==> flow/design.v <==
module ALU(
  input         clock,
                reset,
                io_flush_valid,
                io_FU_input_valid,
  input  [6:0]  io_FU_input_bits_decoded_instruction_PRD,
  input         io_FU_input_bits_decoded_instruction_RD_valid,
  input  [20:0] io_FU_input_bits_decoded_instruction_IMM,
  input  [2:0]  io_FU_input_bits_decoded_instruction_FUNCT3,
  input  [1:0]  io_FU_input_bits_decoded_instruction_packet_index,
  input  [5:0]  io_FU_input_bits_decoded_instruction_ROB_index,
  input  [3:0]  io_FU_input_bits_decoded_instruction_MOB_index,
  input  [4:0]  io_FU_input_bits_decoded_instruction_instructionType,
  input         io_FU_input_bits_decoded_instruction_needs_ALU,
                io_FU_input_bits_decoded_instruction_needs_branch_unit,
                io_FU_input_bits_decoded_instruction_SUBTRACT,
                io_FU_input_bits_decoded_instruction_MULTIPLY,
                io_FU_input_bits_decoded_instruction_FENCE,
                io_FU_input_bits_decoded_instruction_IS_IMM,
  input  [31:0] io_FU_input_bits_RS1_data,
                io_FU_input_bits_RS2_data,
                io_FU_input_bits_fetch_PC,
  output        io_FU_output_valid,
  output [6:0]  io_FU_output_bits_PRD,
  output [31:0] io_FU_output_bits_RD_data,
  output        io_FU_output_bits_RD_valid,
  output [31:0] io_FU_output_bits_fetch_PC,
  output [3:0]  io_FU_output_bits_MOB_index,
  output [5:0]  io_FU_output_bits_ROB_index,
  output [1:0]  io_FU_output_bits_fetch_packet_index
);
  wire [31:0] RS1_signed = io_FU_input_bits_RS1_data;
  wire [31:0] RS1_unsigned = io_FU_input_bits_RS1_data;
  wire [31:0] instruction_PC =
    io_FU_input_bits_fetch_PC
    + {28'h0, io_FU_input_bits_decoded_instruction_packet_index, 2'h0};
  reg  [31:0] arithmetic_result;
  wire [31:0] IMM_signed =
    {{19{io_FU_input_bits_decoded_instruction_IMM[12]}},
     io_FU_input_bits_decoded_instruction_IMM[12:0]};
  wire [31:0] operand2_unsigned =
    io_FU_input_bits_decoded_instruction_IS_IMM ? IMM_signed : io_FU_input_bits_RS2_data;
  wire [4:0]  shamt = operand2_unsigned[4:0];
  wire        _REMU_T = io_FU_input_bits_decoded_instruction_instructionType == 5'hC;
  wire        _SLTU_T_1 = io_FU_input_bits_decoded_instruction_instructionType == 5'h4;
  wire        _BEQ_T = io_FU_input_bits_decoded_instruction_FUNCT3 == 3'h0;
  wire        ADD =
    (_REMU_T | _SLTU_T_1) & _BEQ_T & ~io_FU_input_bits_decoded_instruction_MULTIPLY
    & ~io_FU_input_bits_decoded_instruction_SUBTRACT;
  wire        SUB =
    (_REMU_T | _SLTU_T_1) & _BEQ_T & ~io_FU_input_bits_decoded_instruction_MULTIPLY
    & io_FU_input_bits_decoded_instruction_SUBTRACT;
  wire        SLL =
    (_REMU_T | _SLTU_T_1) & io_FU_input_bits_decoded_instruction_FUNCT3 == 3'h1
    & ~io_FU_input_bits_decoded_instruction_MULTIPLY;
  wire        _BGE_T = io_FU_input_bits_decoded_instruction_FUNCT3 == 3'h5;
  wire        SRL =
    (_REMU_T | _SLTU_T_1) & _BGE_T & ~io_FU_input_bits_decoded_instruction_MULTIPLY
    & ~io_FU_input_bits_decoded_instruction_SUBTRACT;
  wire        SRA =
    (_REMU_T | _SLTU_T_1) & _BGE_T & ~io_FU_input_bits_decoded_instruction_MULTIPLY
    & io_FU_input_bits_decoded_instruction_SUBTRACT;
  wire        AUIPC =
    io_FU_input_bits_decoded_instruction_instructionType == 5'h5
    & ~io_FU_input_bits_decoded_instruction_MULTIPLY;
  wire        ALU_input_valid =
    io_FU_input_valid & io_FU_input_bits_decoded_instruction_needs_ALU;
  wire        branch_unit_input_valid =
    io_FU_input_valid & io_FU_input_bits_decoded_instruction_needs_branch_unit;
  wire        mult_unit_input_valid =
    io_FU_input_valid & io_FU_input_bits_decoded_instruction_MULTIPLY;
  reg         io_FU_output_valid_REG;
  wire [31:0] add_result = RS1_unsigned + operand2_unsigned;
  wire [31:0] sub_result = RS1_unsigned - operand2_unsigned;
  wire [31:0] _GEN = {27'h0, shamt};
  wire [31:0] sra_result = $signed($signed(RS1_signed) >>> _GEN);
  wire [62:0] _sll_result_T = {31'h0, RS1_unsigned} << shamt;
  reg  [31:0] io_FU_output_bits_fetch_PC_REG;
  reg  [1:0]  io_FU_output_bits_fetch_packet_index_REG;
  reg  [6:0]  io_FU_output_bits_PRD_REG;
  reg         io_FU_output_bits_RD_valid_REG;
  reg  [3:0]  io_FU_output_bits_MOB_index_REG;
  reg  [5:0]  io_FU_output_bits_ROB_index_REG;
  always @(posedge clock) begin
    if (reset)
      arithmetic_result <= 32'h0;
    else begin
      arithmetic_result <=
        ADD
          ? add_result
          : SUB
              ? sub_result
              : (_REMU_T | _SLTU_T_1)
                & io_FU_input_bits_decoded_instruction_FUNCT3 == 3'h4
                & ~io_FU_input_bits_decoded_instruction_MULTIPLY
                  ? RS1_unsigned ^ operand2_unsigned
                  : (_REMU_T | _SLTU_T_1)
                    & io_FU_input_bits_decoded_instruction_FUNCT3 == 3'h6
                    & ~io_FU_input_bits_decoded_instruction_MULTIPLY
                      ? RS1_unsigned | operand2_unsigned
                      : (_REMU_T | _SLTU_T_1)
                        & (&io_FU_input_bits_decoded_instruction_FUNCT3)
                        & ~io_FU_input_bits_decoded_instruction_MULTIPLY
                          ? RS1_unsigned & operand2_unsigned
                          : SLL
                              ? _sll_result_T[31:0]
                              : SRL
                                  ? RS1_unsigned >> _GEN
                                  : SRA
                                      ? sra_result
                                      : (_REMU_T | _SLTU_T_1)
                                        & io_FU_input_bits_decoded_instruction_FUNCT3 == 3'h2
                                        & ~io_FU_input_bits_decoded_instruction_MULTIPLY
                                          ? {31'h0,
                                             $signed(RS1_signed) < $signed(io_FU_input_bits_decoded_instruction_IS_IMM
                                                                             ? IMM_signed
                                                                             : io_FU_input_bits_RS2_data)}
                                          : (_REMU_T | _SLTU_T_1)
                                            & io_FU_input_bits_decoded_instruction_FUNCT3 == 3'h3
                                            & ~io_FU_input_bits_decoded_instruction_MULTIPLY
                                              ? {31'h0, RS1_unsigned < operand2_unsigned}
                                              : io_FU_input_bits_decoded_instruction_instructionType == 5'hD
                                                & ~io_FU_input_bits_decoded_instruction_MULTIPLY
                                                  ? {io_FU_input_bits_decoded_instruction_IMM[19:0],
                                                     12'h0}
                                                  : 32'h0;
    end
    io_FU_output_valid_REG <=
      ALU_input_valid & ~io_flush_valid | io_FU_input_bits_decoded_instruction_FENCE;
    io_FU_output_bits_fetch_PC_REG <= io_FU_input_bits_fetch_PC;
    io_FU_output_bits_fetch_packet_index_REG <=
      io_FU_input_bits_decoded_instruction_packet_index;
    io_FU_output_bits_PRD_REG <= io_FU_input_bits_decoded_instruction_PRD;
    io_FU_output_bits_RD_valid_REG <= io_FU_input_bits_decoded_instruction_RD_valid;
    io_FU_output_bits_MOB_index_REG <= io_FU_input_bits_decoded_instruction_MOB_index;
    io_FU_output_bits_ROB_index_REG <= io_FU_input_bits_decoded_instruction_ROB_index;
  end  
  assign io_FU_output_valid = io_FU_output_valid_REG & ~io_flush_valid;
  assign io_FU_output_bits_PRD = io_FU_output_bits_PRD_REG;
  assign io_FU_output_bits_RD_data = arithmetic_result;
  assign io_FU_output_bits_RD_valid = io_FU_output_bits_RD_valid_REG;
  assign io_FU_output_bits_fetch_PC = io_FU_output_bits_fetch_PC_REG;
  assign io_FU_output_bits_MOB_index = io_FU_output_bits_MOB_index_REG;
  assign io_FU_output_bits_ROB_index = io_FU_output_bits_ROB_index_REG;
  assign io_FU_output_bits_fetch_packet_index = io_FU_output_bits_fetch_packet_index_REG;
endmodule
==> reports on ALU <==
Reports on ALU:

Module ALU before and after one edit of its RTL, step after step.
"unedited" refers to lines of the RTL above, "edited" to lines of the edited file.
"change": "edited" minus "unedited" as printed here. "rel. change": 100 x difference / "unedited".
Operators carry their Yosys type and port widths (W data, S select, Z words).
The mark -- stands for no value.

* top: ALU
* clock: clock
* standard-cell library: sky130hd
* timing corner: tt_025C_1v80

The edit:

The edit as a unified diff against the file above.
The edit is scripted: it alters the design's behaviour and was not made to optimise anything.

```diff
@@ -119,5 +119,5 @@
                                             & io_FU_input_bits_decoded_instruction_FUNCT3 == 3'h3
                                             & ~io_FU_input_bits_decoded_instruction_MULTIPLY
-                                              ? {31'h0, RS1_unsigned < operand2_unsigned}
+                                              ? {31'h0, RS1_unsigned == operand2_unsigned}
                                               : io_FU_input_bits_decoded_instruction_instructionType == 5'hD
                                                 & ~io_FU_input_bits_decoded_instruction_MULTIPLY
```

Elaborated design:

Counts by Yosys on the flattened word-level netlist (proc, flatten, opt, wreduce; memories kept). Register bits leave out memories and registers merged into their read ports (data or address); mux counts leave out enables and synchronous resets folded into registers. Print and check cells are left out.

Bit counts
* flip-flop bits (word level): unedited 85, edited 85, change 0, rel. change 0.00%
* output and inout bits: unedited 85, edited 85, change 0, rel. change 0.00%

Cells by class
* add/sub/neg operators: unedited 2, edited 2, change 0, rel. change 0.00%
* order comparisons: unedited 2, edited 1, change -1, rel. change -50.00%
* equal/unequal tests: unedited 9, edited 10, change +1, rel. change +11.11%
* shift-type cells: unedited 3, edited 3, change 0, rel. change 0.00%
* multiplexer cells: unedited 12, edited 12, change 0, rel. change 0.00%
* bitwise operators: unedited 32, edited 32, change 0, rel. change 0.00%
* reductions and logical operators: unedited 2, edited 2, change 0, rel. change 0.00%

Operators by type and width
* $lt A32 B32 Y1: unedited 2, edited 1, change -1, rel. change -50.00%
* $eq A32 B32 Y1: unedited 0, edited 1, change +1

Operator kinds equal on both sides are left out: 19.

Longest topological paths:

Longest topological path by Yosys (ltp), each cell counted once; first at word level (registers and memories cut), then after technology mapping (sequential cells cut; the memories' decode and read muxes count).

Depth
* depth after elaboration: unedited 14, edited 14, change 0, rel. change 0.00%
* ABC_AREA: unedited 0, edited 0
* mapped depth: unedited 19, edited 18, change -1, rel. change -5.26%

Netlist:

Source: synth_stat.txt of the flow (Yosys; design flattened, memories mapped). It holds for the ABC_AREA given above (unset counts as 0); a run with the other value may have another netlist.

Cell types
* sky130_fd_sc_hd__mux2i_1: unedited 75, edited 98, change +23, rel. change +30.67%
* sky130_fd_sc_hd__a21oi_1: unedited 142, edited 159, change +17, rel. change +11.97%
* sky130_fd_sc_hd__mux4_2: unedited 34, edited 18, change -16, rel. change -47.06%
* sky130_fd_sc_hd__clkbuf_1: unedited 59, edited 74, change +15, rel. change +25.42%
* sky130_fd_sc_hd__buf_2: unedited 32, edited 17, change -15, rel. change -46.88%
* sky130_fd_sc_hd__o21ai_0: unedited 67, edited 79, change +12, rel. change +17.91%
* sky130_fd_sc_hd__a211oi_1: unedited 40, edited 29, change -11, rel. change -27.50%
* sky130_fd_sc_hd__a31oi_1: unedited 27, edited 38, change +11, rel. change +40.74%
* sky130_fd_sc_hd__o211ai_1: unedited 22, edited 30, change +8, rel. change +36.36%
* sky130_fd_sc_hd__nand3_1: unedited 35, edited 42, change +7, rel. change +20.00%
* sky130_fd_sc_hd__a221oi_1: unedited 20, edited 27, change +7, rel. change +35.00%
* sky130_fd_sc_hd__nand2_1: unedited 171, edited 177, change +6, rel. change +3.51%
* sky130_fd_sc_hd__xnor2_1: unedited 19, edited 25, change +6, rel. change +31.58%
* sky130_fd_sc_hd__a32oi_1: unedited 7, edited 2, change -5, rel. change -71.43%
* sky130_fd_sc_hd__a21o_1: unedited 21, edited 17, change -4, rel. change -19.05%
* sky130_fd_sc_hd__a22oi_1: unedited 17, edited 13, change -4, rel. change -23.53%
* sky130_fd_sc_hd__nor4_1: unedited 8, edited 12, change +4, rel. change +50.00%
* sky130_fd_sc_hd__o21bai_1: unedited 7, edited 11, change +4, rel. change +57.14%

Cell types equal on both sides are left out: 14.
Not every row of either side is listed.

Synthesis totals
* cell count: unedited 1513, edited 1564, change +51, rel. change +3.37%
* synthesis area (um^2): unedited 11125.7, edited 11135.7, change +10.0, rel. change +0.09%
* sequential area (um^2): unedited 1701.6, edited 1701.6, change 0.0, rel. change 0.00%
* mapped flip-flops: unedited 85, edited 85, change 0, rel. change 0.00%

Path before layout:

OpenSTA on the mapped netlist: ideal clock, no wires. The path of least setup slack (recovery checks aside). Input and output delay are each 20% of the period. Register names are those of the netlist, which keeps one name where synthesis merged equal registers.

Path post-synthesis
* path type: unedited input-to-reg, edited input-to-reg
* start: unedited in io_FU_input_bits_decoded_instruction_IS_IMM, edited in io_FU_input_bits_decoded_instruction_IS_IMM
* end: unedited reg arithmetic_result[31], edited reg arithmetic_result[31]
* period (ns): unedited 6.0, edited 6.0, change 0.0, rel. change 0.00%
* time at the first pin (ns): unedited 1.200, edited 1.200, change 0.000, rel. change 0.00%
* arrival time (ns): unedited 4.952, edited 4.981, change +0.029, rel. change +0.59%
* slack (ns): unedited 0.961, edited 0.887, change -0.074
* delay of the path (ns): unedited 3.839, edited 3.913, change +0.074, rel. change +1.93%
* stages on the path: unedited 17, edited 18, change +1, rel. change +5.88%
* period reached after synthesis (ns): unedited 5.039, edited 5.113, change +0.074, rel. change +1.47%

"delay of the path" = arrival - input delay + setup time.
"stages on the path" counts driving pins, that of a launching flip-flop among them; a cell with two outputs on the path counts twice.
"period reached after synthesis" is the clock period less the worst setup slack; recovery checks do not enter. This is arithmetic on one report: input and output delays are still those of the set period (20% each).

On the way, post-synthesis, unedited:
* cells stage by stage: sky130_fd_sc_hd__buf_6 -> sky130_fd_sc_hd__buf_2 -> sky130_fd_sc_hd__mux2i_1 -> sky130_fd_sc_hd__clkbuf_1 -> sky130_fd_sc_hd__clkbuf_1 -> sky130_fd_sc_hd__ha_1 -> sky130_fd_sc_hd__buf_2 -> sky130_fd_sc_hd__o21ai_0 -> sky130_fd_sc_hd__o21a_1 -> sky130_fd_sc_hd__or4_1 -> sky130_fd_sc_hd__a21oi_1 -> sky130_fd_sc_hd__o221ai_1 -> sky130_fd_sc_hd__a31oi_1 -> sky130_fd_sc_hd__nor3b_1 -> sky130_fd_sc_hd__o21ai_0 -> sky130_fd_sc_hd__a41o_1 -> sky130_fd_sc_hd__o31ai_1

Ends and longest elaborated chain, post-synthesis, unedited
* start, declared: RTL line 19 `io_FU_input_bits_decoded_instruction_IS_IMM,`
* end, assigned: RTL line 86 `arithmetic_result <= 32'h0;`
* end, assigned: RTL line 88 `arithmetic_result <=`
* end, declared: RTL line 37 `reg  [31:0] arithmetic_result;`

unedited: Chain of elaborated cells between the ends: none given.

On the way, post-synthesis, edited:
* cells stage by stage: sky130_fd_sc_hd__buf_4 -> sky130_fd_sc_hd__mux2i_2 -> sky130_fd_sc_hd__buf_4 -> sky130_fd_sc_hd__clkbuf_1 -> sky130_fd_sc_hd__buf_2 -> sky130_fd_sc_hd__buf_2 -> sky130_fd_sc_hd__ha_1 -> sky130_fd_sc_hd__clkbuf_1 -> sky130_fd_sc_hd__o211ai_1 -> sky130_fd_sc_hd__o211ai_1 -> sky130_fd_sc_hd__a31oi_1 -> sky130_fd_sc_hd__a2111oi_0 -> sky130_fd_sc_hd__o31a_1 -> sky130_fd_sc_hd__nand2_1 -> sky130_fd_sc_hd__and3b_1 -> sky130_fd_sc_hd__and4_1 -> sky130_fd_sc_hd__nor4_1 -> sky130_fd_sc_hd__a21oi_1

Ends and longest elaborated chain, post-synthesis, edited
* start, declared: RTL line 19 `io_FU_input_bits_decoded_instruction_IS_IMM,`
* end, assigned: RTL line 86 `arithmetic_result <= 32'h0;`
* end, assigned: RTL line 88 `arithmetic_result <=`
* end, declared: RTL line 37 `reg  [31:0] arithmetic_result;`

edited: Chain of elaborated cells between the ends: none given.

Timing after layout:

From the final timing report of each run of pair 1: the path of least setup slack in the routed layout; clock arrival at registers is part of the times.

Path after layout
* path type: unedited input-to-reg, edited input-to-reg
* start: unedited in io_FU_input_bits_decoded_instruction_IS_IMM, edited in io_FU_input_bits_decoded_instruction_IS_IMM
* end: unedited reg arithmetic_result[22], edited reg arithmetic_result[0]
* period (ns): unedited 6.0, edited 6.0, change 0.0, rel. change 0.00%
* time at the first pin (ns): unedited 1.20, edited 1.20, change 0.00, rel. change 0.00%
* arrival time (ns): unedited 5.71, edited 5.44, change -0.27, rel. change -4.73%
* slack (ns): unedited 0.59, edited 0.81, change +0.22
* stages on the path: unedited 17, edited 15, change -2, rel. change -11.76%

The rows between start and end are the longest chain of elaborated cells between them; the timing report does not say that the signal goes this way. Where chains are equally long, one stands for them.
Each line given opens the expression or statement behind the cell; cells for indexed reads and writes are added by Yosys, which also makes memories of some case tables.

On the way, after layout, unedited:
* cells stage by stage: sky130_fd_sc_hd__clkdlybuf4s50_1 -> sky130_fd_sc_hd__buf_4 -> sky130_fd_sc_hd__buf_4 -> sky130_fd_sc_hd__mux2i_4 -> sky130_fd_sc_hd__inv_4 -> sky130_fd_sc_hd__fa_1 -> sky130_fd_sc_hd__nor2_1 -> sky130_fd_sc_hd__o311ai_1 -> sky130_fd_sc_hd__a21oi_1 -> sky130_fd_sc_hd__or3_1 -> sky130_fd_sc_hd__a22oi_2 -> sky130_fd_sc_hd__nand2_1 -> sky130_fd_sc_hd__a21boi_0 -> sky130_fd_sc_hd__o31a_1 -> sky130_fd_sc_hd__nor3_1 -> sky130_fd_sc_hd__a2111oi_0 -> sky130_fd_sc_hd__buf_4
* length of the longest elaborated chain: 10
* elaborated cells on any way between the ends: 17

Ends and longest elaborated chain, after layout, unedited
* start, declared: RTL line 19 `io_FU_input_bits_decoded_instruction_IS_IMM,`
* $mux W32: RTL line 42 `io_FU_input_bits_decoded_instruction_IS_IMM ? IMM_signed : io_FU_input_bits_RS2_data;`
* $sshr A32 B5 Y32: RTL line 76 `wire [31:0] sra_result = $signed($signed(RS1_signed) >>> _GEN);`
* $mux W32: RTL line 109 `: SRA`
* $mux W32: RTL line 107 `: SRL`
* $mux W32: RTL line 105 `: SLL`
* $mux W32: RTL line 101 `: (_REMU_T | _SLTU_T_1)`
* $mux W32: RTL line 97 `: (_REMU_T | _SLTU_T_1)`
* $mux W32: RTL line 93 `: (_REMU_T | _SLTU_T_1)`
* $mux W32: RTL line 91 `: SUB`
* $mux W32: RTL line 89 `ADD`
* end, assigned: RTL line 86 `arithmetic_result <= 32'h0;`
* end, assigned: RTL line 88 `arithmetic_result <=`
* end, declared: RTL line 37 `reg  [31:0] arithmetic_result;`

On the way, after layout, edited:
* cells stage by stage: sky130_fd_sc_hd__clkdlybuf4s50_1 -> sky130_fd_sc_hd__buf_12 -> sky130_fd_sc_hd__and2_1 -> sky130_fd_sc_hd__a21oi_1 -> sky130_fd_sc_hd__ha_1 -> sky130_fd_sc_hd__inv_1 -> sky130_fd_sc_hd__a21oi_1 -> sky130_fd_sc_hd__o21ba_2 -> sky130_fd_sc_hd__o21bai_1 -> sky130_fd_sc_hd__a211oi_1 -> sky130_fd_sc_hd__a21o_1 -> sky130_fd_sc_hd__o221ai_1 -> sky130_fd_sc_hd__nand3_1 -> sky130_fd_sc_hd__o2111ai_1 -> sky130_fd_sc_hd__a221oi_1
* length of the longest elaborated chain: 12
* elaborated cells on any way between the ends: 21

Ends and longest elaborated chain, after layout, edited
* start, declared: RTL line 19 `io_FU_input_bits_decoded_instruction_IS_IMM,`
* $mux W32: RTL line 42 `io_FU_input_bits_decoded_instruction_IS_IMM ? IMM_signed : io_FU_input_bits_RS2_data;`
* $eq A32 B32 Y1: RTL line 121 `? {31'h0, RS1_unsigned == operand2_unsigned}`
* $mux W32: RTL line 118 `: (_REMU_T | _SLTU_T_1)`
* $mux W32: RTL line 111 `: (_REMU_T | _SLTU_T_1)`
* $mux W32: RTL line 109 `: SRA`
* $mux W32: RTL line 107 `: SRL`
* $mux W32: RTL line 105 `: SLL`
* $mux W32: RTL line 101 `: (_REMU_T | _SLTU_T_1)`
* $mux W32: RTL line 97 `: (_REMU_T | _SLTU_T_1)`
* $mux W32: RTL line 93 `: (_REMU_T | _SLTU_T_1)`
* $mux W32: RTL line 91 `: SUB`
* $mux W32: RTL line 89 `ADD`
* end, assigned: RTL line 86 `arithmetic_result <= 32'h0;`
* end, assigned: RTL line 88 `arithmetic_result <=`
* end, declared: RTL line 37 `reg  [31:0] arithmetic_result;`

Flow runs:

Both versions went through the flow (Yosys, OpenROAD) with the same settings in each pair. Constraints: input delay and output delay 20% of the set period each, output load 0.01 pF.

Flow settings, pair 1:
* CORE_UTILIZATION: 40
* period_ns: 6.0
* CAP_MARGIN: 20
* CORE_MARGIN: 2
* SLEW_MARGIN: 20

Final reports, pair 1
* synthesized cell area (um^2): unedited 11125.7, edited 11135.7, change +10.0, rel. change +0.09%
* die outline area (um^2): unedited 29164.1, edited 29189.7, change +25.6, rel. change +0.09%
* standard-cell area of the final layout (um^2): unedited 14427.6, edited 14629.0, change +201.4, rel. change +1.40%
* final utilization (%): unedited 52.4, edited 52.9, change +0.5
* worst slack on setup checks (ns): unedited 0.594, edited 0.809, change +0.215
* post-route setup TNS (ns): unedited 0.000, edited 0.000, change 0.000
* worst hold slack after layout (ns): unedited 1.276, edited 1.277, change +0.001
* total power after layout (µW): unedited 2413, edited 2438, change +25, rel. change +1.04%
* period reached (ns): unedited 5.406, edited 5.191, change -0.215, rel. change -3.98%

Flow settings, pair 2:
* CAP_MARGIN: 15
* CORE_ASPECT_RATIO: 0.74
* CORE_UTILIZATION: 42
* GPL_ROUTABILITY_DRIVEN: 1
* GPL_TIMING_DRIVEN: 0
* MAX_ROUTING_LAYER: met4
* PLACE_DENSITY: 0.91
* SETUP_SLACK_MARGIN: 0.67
* TNS_END_PERCENT: 5
* period_ns: 3.57
* CORE_MARGIN: 2
* SLEW_MARGIN: 20

Final reports, pair 2
* synthesized cell area (um^2): unedited 11125.7, edited 11135.7, change +10.0, rel. change +0.09%
* die outline area (um^2): unedited 27822.7, edited 27846.6, change +23.9, rel. change +0.09%
* standard-cell area of the final layout (um^2): unedited 16180.5, edited 16130.5, change -50.0, rel. change -0.31%
* final utilization (%): unedited 61.8, edited 61.7, change -0.1
* worst slack on setup checks (ns): unedited -0.333, edited -0.738, change -0.405
* post-route setup TNS (ns): unedited -4.983, edited -12.675, change -7.692
* worst hold slack after layout (ns): unedited 0.791, edited 0.798, change +0.007
* total power after layout (µW): unedited 4643, edited 4633, change -10, rel. change -0.22%
* period reached (ns): unedited 3.903, edited 4.308, change +0.405, rel. change +10.38%

"period reached": clock period set for the run, less the worst setup slack. It is reckoned from that one timing run; input and output delays stay at 20% of the period that was set.
"total power after layout": no workload was simulated; the value follows from the tool's default switching activity.
